==> flow/design.v <==
module maze(clk, reset, start_i, row_i, action_o, coord_o);
    input clk,reset, start_i;
    input [15:0] row_i;
    output reg [1:0] action_o;
    output reg [5:0] coord_o;
    reg [1:0] map [64-1:0];
    reg [1:0] direction [64-1:0];
    (* fsm_encoding = "none" *) reg [1:0] state;
    reg [5:0] cnt;
    reg [5:0] START, END;
    reg [7:0] i;
    always @(posedge clk or posedge reset) begin
        if(reset) begin
            state <= 2'd0;
            action_o <= 2'b00;
        end
        else begin
            case (state)
                2'd0: begin
                   state <= start_i ? 2'd1 : 2'd0;
                   action_o <= start_i ? 2'b01 : 2'b00;
                   cnt <= 1'b0;
                   coord_o <= 6'b0; 
                end
                2'd1: begin
                    if(cnt!=8) begin
                        for(i = 0; i != 8; i = i + 1) begin
                            map[cnt + (i << 3)] <= row_i >> (14 - (i << 1)); 
                        end
                    end
                    else begin
                        START <= ((row_i[15:12]) << 3) + (row_i[11:8]);
                        END <= ((row_i[7:4]) << 3) + (row_i[3:0]);
                        state <= 2'd2;
                        action_o <= 2'b10;
                    end
                    cnt <= cnt + 1;
                end
                2'd2: begin
                    for (i = 0; i != 64; i = i + 1) begin
                        if(map[i] == 2'b11) begin
                            if(i < 56) begin
                                if(map[i+8] == 2'b00) begin
                                    map[i+8] <= 2'b11;
                                    direction[i+8] <= 2'b10;
                                end
                                if(map[i+8] == 2'b10) begin
                                    direction[i+8] <= 2'b10;
                                    state <= 2'd3;
                                    action_o <= 2'b11;
                                    coord_o  <= START;
                                end
                            end
                            if(i > 7) begin
                                if(map[i-8] == 2'b00) begin
                                    map[i-8] <= 2'b11;
                                    direction[i-8] <= 2'b11;
                                end
                                if(map[i-8] == 2'b10) begin
                                    direction[i-8] <= 2'b11;
                                    state <= 2'd3;
                                    action_o <= 2'b11;
                                    coord_o  <= START;
                                end
                            end
                            if(i[2:0] != 0) begin
                                if(map[i-1] == 2'b00) begin
                                    map[i-1] <= 2'b11;
                                    direction[i-1] <= 2'b01;
                                end
                                if(map[i-1] == 2'b10) begin
                                    direction[i-1] <= 2'b01;
                                    state <= 2'd3;
                                    action_o <= 2'b11;
                                    coord_o  <= START;
                                end
                            end
                            if(i[2:0] != 7) begin
                                if(map[i+1] == 2'b00) begin
                                    map[i+1] <= 2'b11;
                                    direction[i+1] <= 2'b00;
                                end
                                if(map[i+1] == 2'b10) begin
                                    direction[i+1] <= 2'b00;
                                    state <= 2'd3;
                                    action_o <= 2'b11;
                                    coord_o  <= START;
                                end
                            end
                            map[i] <= 2'b01;
                        end
                    end
                end
                2'd3: begin
                    if(coord_o != END) begin
                        if(direction[coord_o] == 2'b00) begin
                            coord_o <= coord_o - 1;
                        end
                        else if(direction[coord_o] == 2'b01) begin
                            coord_o <= coord_o + 1;
                        end
                        else if(direction[coord_o] == 2'b10) begin
                            coord_o <= coord_o - 8;
                        end
                        else if(direction[coord_o] == 2'b11) begin
                            coord_o <= coord_o + 8;
                        end
                    end
                    else begin
                        action_o <= 2'b00;
                        state <= 2'd0;
                    end
                end
                default: begin
                end
            endcase
        end
    end
endmodule
* Step by step through the tools: maze
Tool output for the design above, in the order of the flow.
Line numbers count from 1 in the design file above.
Operators carry their Yosys type and port widths (W data, S select, Z words).
Cell names lack the library's common part.
Not given: -
- Top module :: maze
- Clock port :: clk
- Standard-cell library :: sky130hd
- Timing corner :: tt_025C_1v80

* Word-level counts
Yosys after proc, flatten, opt, wreduce and memory -nomap, before mapping. Print and check cells are not counted. Equal cells are merged and count once.
- Input port bits :: 19
- Word-level cells :: 3785
- Flip-flop bits (word level) :: 284
- Output and inout port bits :: 8
- Equal/unequal tests :: 772
- Mux-type cells :: 2715
- Add/sub/neg operators :: 14
- Bitwise logic cells :: 2
- Reductions and logical operators :: 148
** Operators with widths (count)
- $mux W2 :: 2352
- $mux W6 :: 293
- $eq A6 B6 Y1 const B :: 288
- $eq A6 B5 Y1 const B :: 144
- $ne A9 B9 Y1 const B :: 64
- $eq A6 B4 Y1 const B :: 72
- $eq A2 B2 Y1 const B :: 132
- $reduce_and A4 Y1 :: 65
- $pmux W2 S2 :: 64
- $eq A6 B3 Y1 const B :: 36
- $logic_not A2 Y1 :: 66
- $pmux W2 S64 :: 1
- $eq A6 B2 Y1 const B :: 18
- $eq A6 B1 Y1 const B :: 9
- $logic_not A6 Y1 :: 9
- $add A6 B6 Y6 const B :: 4
- $pmux W6 S3 :: 1
- $pmux W2 S4 :: 2
- $add A6 B1 Y6 const B :: 2
- $add A6 B4 Y6 :: 2
- $add A6 B4 Y6 const B :: 2
- $add A6 B5 Y6 const B :: 2
- $pmux W6 S2 :: 1
- $ne A2 B2 Y1 const B :: 4
- $reduce_and A3 Y1 :: 2
- $sub A6 B1 Y6 const B :: 1
- $sub A6 B4 Y6 const B :: 1
- $ne A6 B4 Y1 const B :: 1
Not listed: further kinds 9, cells in them 13.

* Logic depth
Longest topological path by Yosys (ltp), each cell counted once; first at word level (registers and memories cut), then after technology mapping (sequential cells cut; the memories' decode and read muxes count).
- Depth in word-level cells :: 290
- ABC_AREA :: 0
- Depth in mapped cells :: 14
- Mapped depth without buffers :: 11

* After synthesis
Yosys stat after the flow's synthesis: flattened, memories mapped to cells. It holds for the ABC_AREA given above (unset counts as 0); a run with the other value may have another netlist.
- Buffers :: 352
- Area of sequential cells :: 8508.2 µm²
- Flip-flop cells :: 284
- Mapped area :: 27975.6 µm²
- Mapped cells :: 3735
** Cells by type
- edfxtp_1 :: count 280, total area 8.41E+03 µm²
- a21oi_1 :: count 487, total area 2.44E+03 µm²
- nor2_1 :: count 625, total area 2346 µm²
- a211oi_1 :: count 230, total area 1.73E+03 µm²
- mux2i_1 :: count 172, total area 1.72E+03 µm²
- nand2_1 :: count 308, total area 1.16E+03 µm²
- clkbuf_1 :: count 304, total area 1.14E+03 µm²
- o21ai_0 :: count 178, total area 890.854 µm²
- a22oi_1 :: count 92, total area 690.662 µm²
- o41ai_1 :: count 59, total area 516.746 µm²
- nand2b_1 :: count 79, total area 494.224 µm²
- nand3_1 :: count 96, total area 480.461 µm²
- a221oi_1 :: count 51, total area 446.678 µm²
- a31oi_1 :: count 55, total area 344.08 µm²
- nor3_1 :: count 68, total area 340.326 µm²
- inv_1 :: count 87, total area 326.563 µm²
- a41oi_1 :: count 32, total area 280.269 µm²
- a211o_1 :: count 31, total area 271.51 µm²
Other cell types: 58; their cells: 501.

* Path before layout
Source: OpenSTA report_checks on the synthesized netlist (no wires, ideal clock, input and output delay 20% of the period each), path of least setup slack; recovery checks are left aside. Register names are those of the netlist, which keeps one name where synthesis merged equal registers.
- Kind :: flip-flop to flip-flop
- From :: reg cnt[3]
- To :: reg map[47][0]
- Setup slack :: 0.389 ns
- Launch time at the first pin :: 0.000 ns
- Clock period :: 3.7 ns
- Data arrival time :: 3.123 ns
- Stages :: 14
- Path buffers :: 5
- Path delay :: 3.311 ns
- Library setup time :: 0.188 ns
- Data required time :: 3.512 ns
- Synthesis period reached :: 3.311 ns
"path delay" is the arrival time less input delay plus setup time.
"stages": output pins that drive a net of the path, with the launching flip-flop's if there is one; two outputs of one cell count as two.
"synthesis period reached" is the clock period less the worst setup slack; recovery checks do not enter. This is arithmetic on one report: input and output delays are still those of the set period (20% each).
Between the ends stands the longest chain of elaborated cells between them, by number of cells; it is not shown to be the way that was timed. Of several equally long chains one is given.
Each line given opens the expression or statement behind the cell; cells for indexed reads and writes are added by Yosys, which also makes memories of some case tables.
At most two assigning lines are given for a register; there are more.
Where a signal picks the word or bit written, the line may be left out of the assigning lines.
Ways into the end's enable are left out, as the timed path ends at the data pin.
- Cells stage by stage :: edfxtp_1 > buf_2 > inv_1 > ha_1 > clkbuf_1 > buf_2 > buf_2 > nand2_1 > clkbuf_1 > nor2_1 > a21oi_1 > a211oi_1 > a221oi_1 > o41ai_1
- Cells in the longest elaborated chain :: 11
- Elaborated cells between the ends (all ways) :: 26
- RTL lines with such cells :: 3
- Classes of those cells :: add/sub: 7; eq/ne: 9; mux: 10
** Ends and longest elaborated chain, after synthesis
- from (decl) :: line 9 : reg [5:0] cnt;
- from (assign) :: line 22 : cnt <= 1'b0;
- from (assign) :: line 37 : cnt <= cnt + 1;
- $add A6 B4 Y6 :: line 28 : map[cnt + (i << 3)] <= row_i >> (14 - (i << 1));
- $eq A6 B6 Y1 :: line 28
- $mux W2 (7 in a row) :: line 28
- $mux W2 :: line 26 : if(cnt!=8) begin
- $pmux W2 S2 :: line 18 : case (state)
- to (assign) :: line 44 : map[i+8] <= 2'b11;
- to (assign) :: line 56 : map[i-8] <= 2'b11;
- to (decl) :: line 6 : reg [1:0] map [64-1:0];

* Path in the finished layout
From the final timing report of run 2: the path of least setup slack in the routed layout; clock arrival at registers is part of the times.
- Kind :: flip-flop to flip-flop
- From :: reg coord_o[0]
- To :: reg coord_o[1]
- Launch time at the first pin :: 0.59 ns
- Library setup time :: 0.33 ns
- Data required time :: 3.88 ns
- Path buffers :: 1
- Data arrival time :: 3.74 ns
- Clock period :: 3.63 ns
- Setup slack :: 0.14 ns
- Stages :: 11
Between the ends stands the longest chain of elaborated cells between them, by number of cells; it is not shown to be the way that was timed. Of several equally long chains one is given.
At most two assigning lines are given for a register; there are more.
The path ends at the enable pin of a flip-flop; only ways to that pin are counted.
- Cells stage by stage :: edfxtp_1 > inv_1 > ha_1 > buf_12 > a221oi_1 > a211oi_1 > a311oi_1 > a31oi_1 > o31ai_1 > a41oi_1 > a21boi_1
- Cells in the longest elaborated chain :: 22
- Elaborated cells between the ends (all ways) :: 87
- Classes of those cells :: eq/ne: 69; mux: 15; reduce/logical: 3
** Ends and longest elaborated chain, after layout
- from (decl) :: line 5 : output reg [5:0] coord_o;
- from (assign) :: line 97 : coord_o <= coord_o - 1;
- from (assign) :: line 100 : coord_o <= coord_o + 1;
- $eq A6 B6 Y1 :: line 96 : if(direction[coord_o] == 2'b00) begin
- $pmux W2 S64 :: line 96
- $mux W2 :: line 95 : if(coord_o != END) begin
- $mux W2 :: line 18 : case (state)
- $logic_not A2 Y1 :: line 96
- $mux W2 :: line 96
- $mux W2 :: line 95
- [... 8 more ...]
- $mux W2 :: line 99 : else if(direction[coord_o] == 2'b01) begin
- $mux W2 :: line 96
- $mux W2 :: line 95
- $mux W2 :: line 18
- $eq A2 B2 Y1 :: line 105 : else if(direction[coord_o] == 2'b11) begin
- $ne A5 B5 Y1
- $reduce_and A4 Y1
- to (assign) :: line 103 : coord_o <= coord_o - 8;
- to (assign) :: line 106 : coord_o <= coord_o + 8;
- to (decl) :: line 5

Stored flow runs of maze (2 of them; Yosys, OpenROAD, sky130hd). They differ in their settings and are not a sequence. Constraints: input delay and output delay 20% of the set period each, output load 0.01 pF.
"period achieved" is the run's clock period less its worst setup slack. It is reckoned from that one timing run; input and output delays stay at 20% of the period that was set.
"time on the worst setup path" is the time allowed to the run's worst setup path (the clock period less input and output delay, where it has them) less its slack. Clock arrival times count: a late capture clock shortens it, a late launch clock lengthens it.
By "overall power" is meant OpenSTA's value without simulated activity: inputs other than the clock are taken to toggle once in ten clock periods, and the tool carries that through the logic.

* Run 1
** Files
==> flow/run.sh <==
#!/bin/bash
# the make line also repeats the synthesis and layout settings of config.mk as NAME=value (left out here)
make -C /OpenROAD-flow-scripts/flow DESIGN_CONFIG=/design/flow/config.mk WORK_HOME=/design/flow/orfs CLKGATE_MAP_FILE= finish
==> flow/config.mk <==
export PLATFORM = sky130hd
export DESIGN_NAME = maze
export DESIGN_NICKNAME = maze
export VERILOG_FILES = /design/flow/design.v
export SDC_FILE = /design/flow/constraint.sdc
export NUM_CORES = 4
export LEC_CHECK = 0
export ABC_AREA = 1
export CAP_MARGIN = 5
export CELL_PAD_IN_SITES_DETAIL_PLACEMENT = 2
export CELL_PAD_IN_SITES_GLOBAL_PLACEMENT = 1
export CORE_ASPECT_RATIO = 0.62
export CORE_MARGIN = 3
export CORE_UTILIZATION = 32
export CTS_CLUSTER_DIAMETER = 81
export CTS_CLUSTER_SIZE = 92
export GPL_ROUTABILITY_DRIVEN = 0
export GPL_TIMING_DRIVEN = 0
export MAX_ROUTING_LAYER = met5
export MIN_ROUTING_LAYER = met2
export PLACE_DENSITY_LB_ADDON = 0.23
export SETUP_SLACK_MARGIN = 0.56
export SLEW_MARGIN = 5
export TNS_END_PERCENT = 15
==> flow/constraint.sdc <==
create_clock -name core_clock -period 4.97 [get_ports {clk}]
set_input_delay 0.9940 -clock core_clock [delete_from_list [all_inputs] [get_ports {clk}]]
set_output_delay 0.9940 -clock core_clock [all_outputs]
set_load 0.01 [all_outputs]
** Results
Unfinished; error GRT-0116 in routing.

* Run 2
** Files
==> flow/run.sh <==
#!/bin/bash
# the make line also repeats the synthesis and layout settings of config.mk as NAME=value (left out here)
make -C /OpenROAD-flow-scripts/flow DESIGN_CONFIG=/design/flow/config.mk WORK_HOME=/design/flow/orfs CLKGATE_MAP_FILE= finish
==> flow/config.mk <==
export PLATFORM = sky130hd
export DESIGN_NAME = maze
export DESIGN_NICKNAME = maze
export VERILOG_FILES = /design/flow/design.v
export SDC_FILE = /design/flow/constraint.sdc
export NUM_CORES = 4
export LEC_CHECK = 0
export CAP_MARGIN = 20
export CORE_MARGIN = 2
export CORE_UTILIZATION = 47
export GPL_ROUTABILITY_DRIVEN = 0
export PLACE_DENSITY_LB_ADDON = 0.07
export SLEW_MARGIN = 20
export TNS_END_PERCENT = 100
==> flow/constraint.sdc <==
create_clock -name core_clock -period 3.63 [get_ports {clk}]
set_input_delay 0.7260 -clock core_clock [delete_from_list [all_inputs] [get_ports {clk}]]
set_output_delay 0.7260 -clock core_clock [all_outputs]
set_load 0.01 [all_outputs]
** Results
- Standard-cell area after layout :: 31196.2 µm²
- Overall die area :: 61489.1 µm²
- Final utilization :: 53.0 %
- Time on the worst setup path :: 3.49 ns
- Kind of the worst setup path :: flip-flop to flip-flop
- Netlist area reported by Yosys :: 27975.6 µm²
- Total negative slack on setup checks :: 0.000 ns
- Overall power :: 26503 µW
- Period achieved :: 3.495 ns
- Lowest setup slack :: 0.135 ns
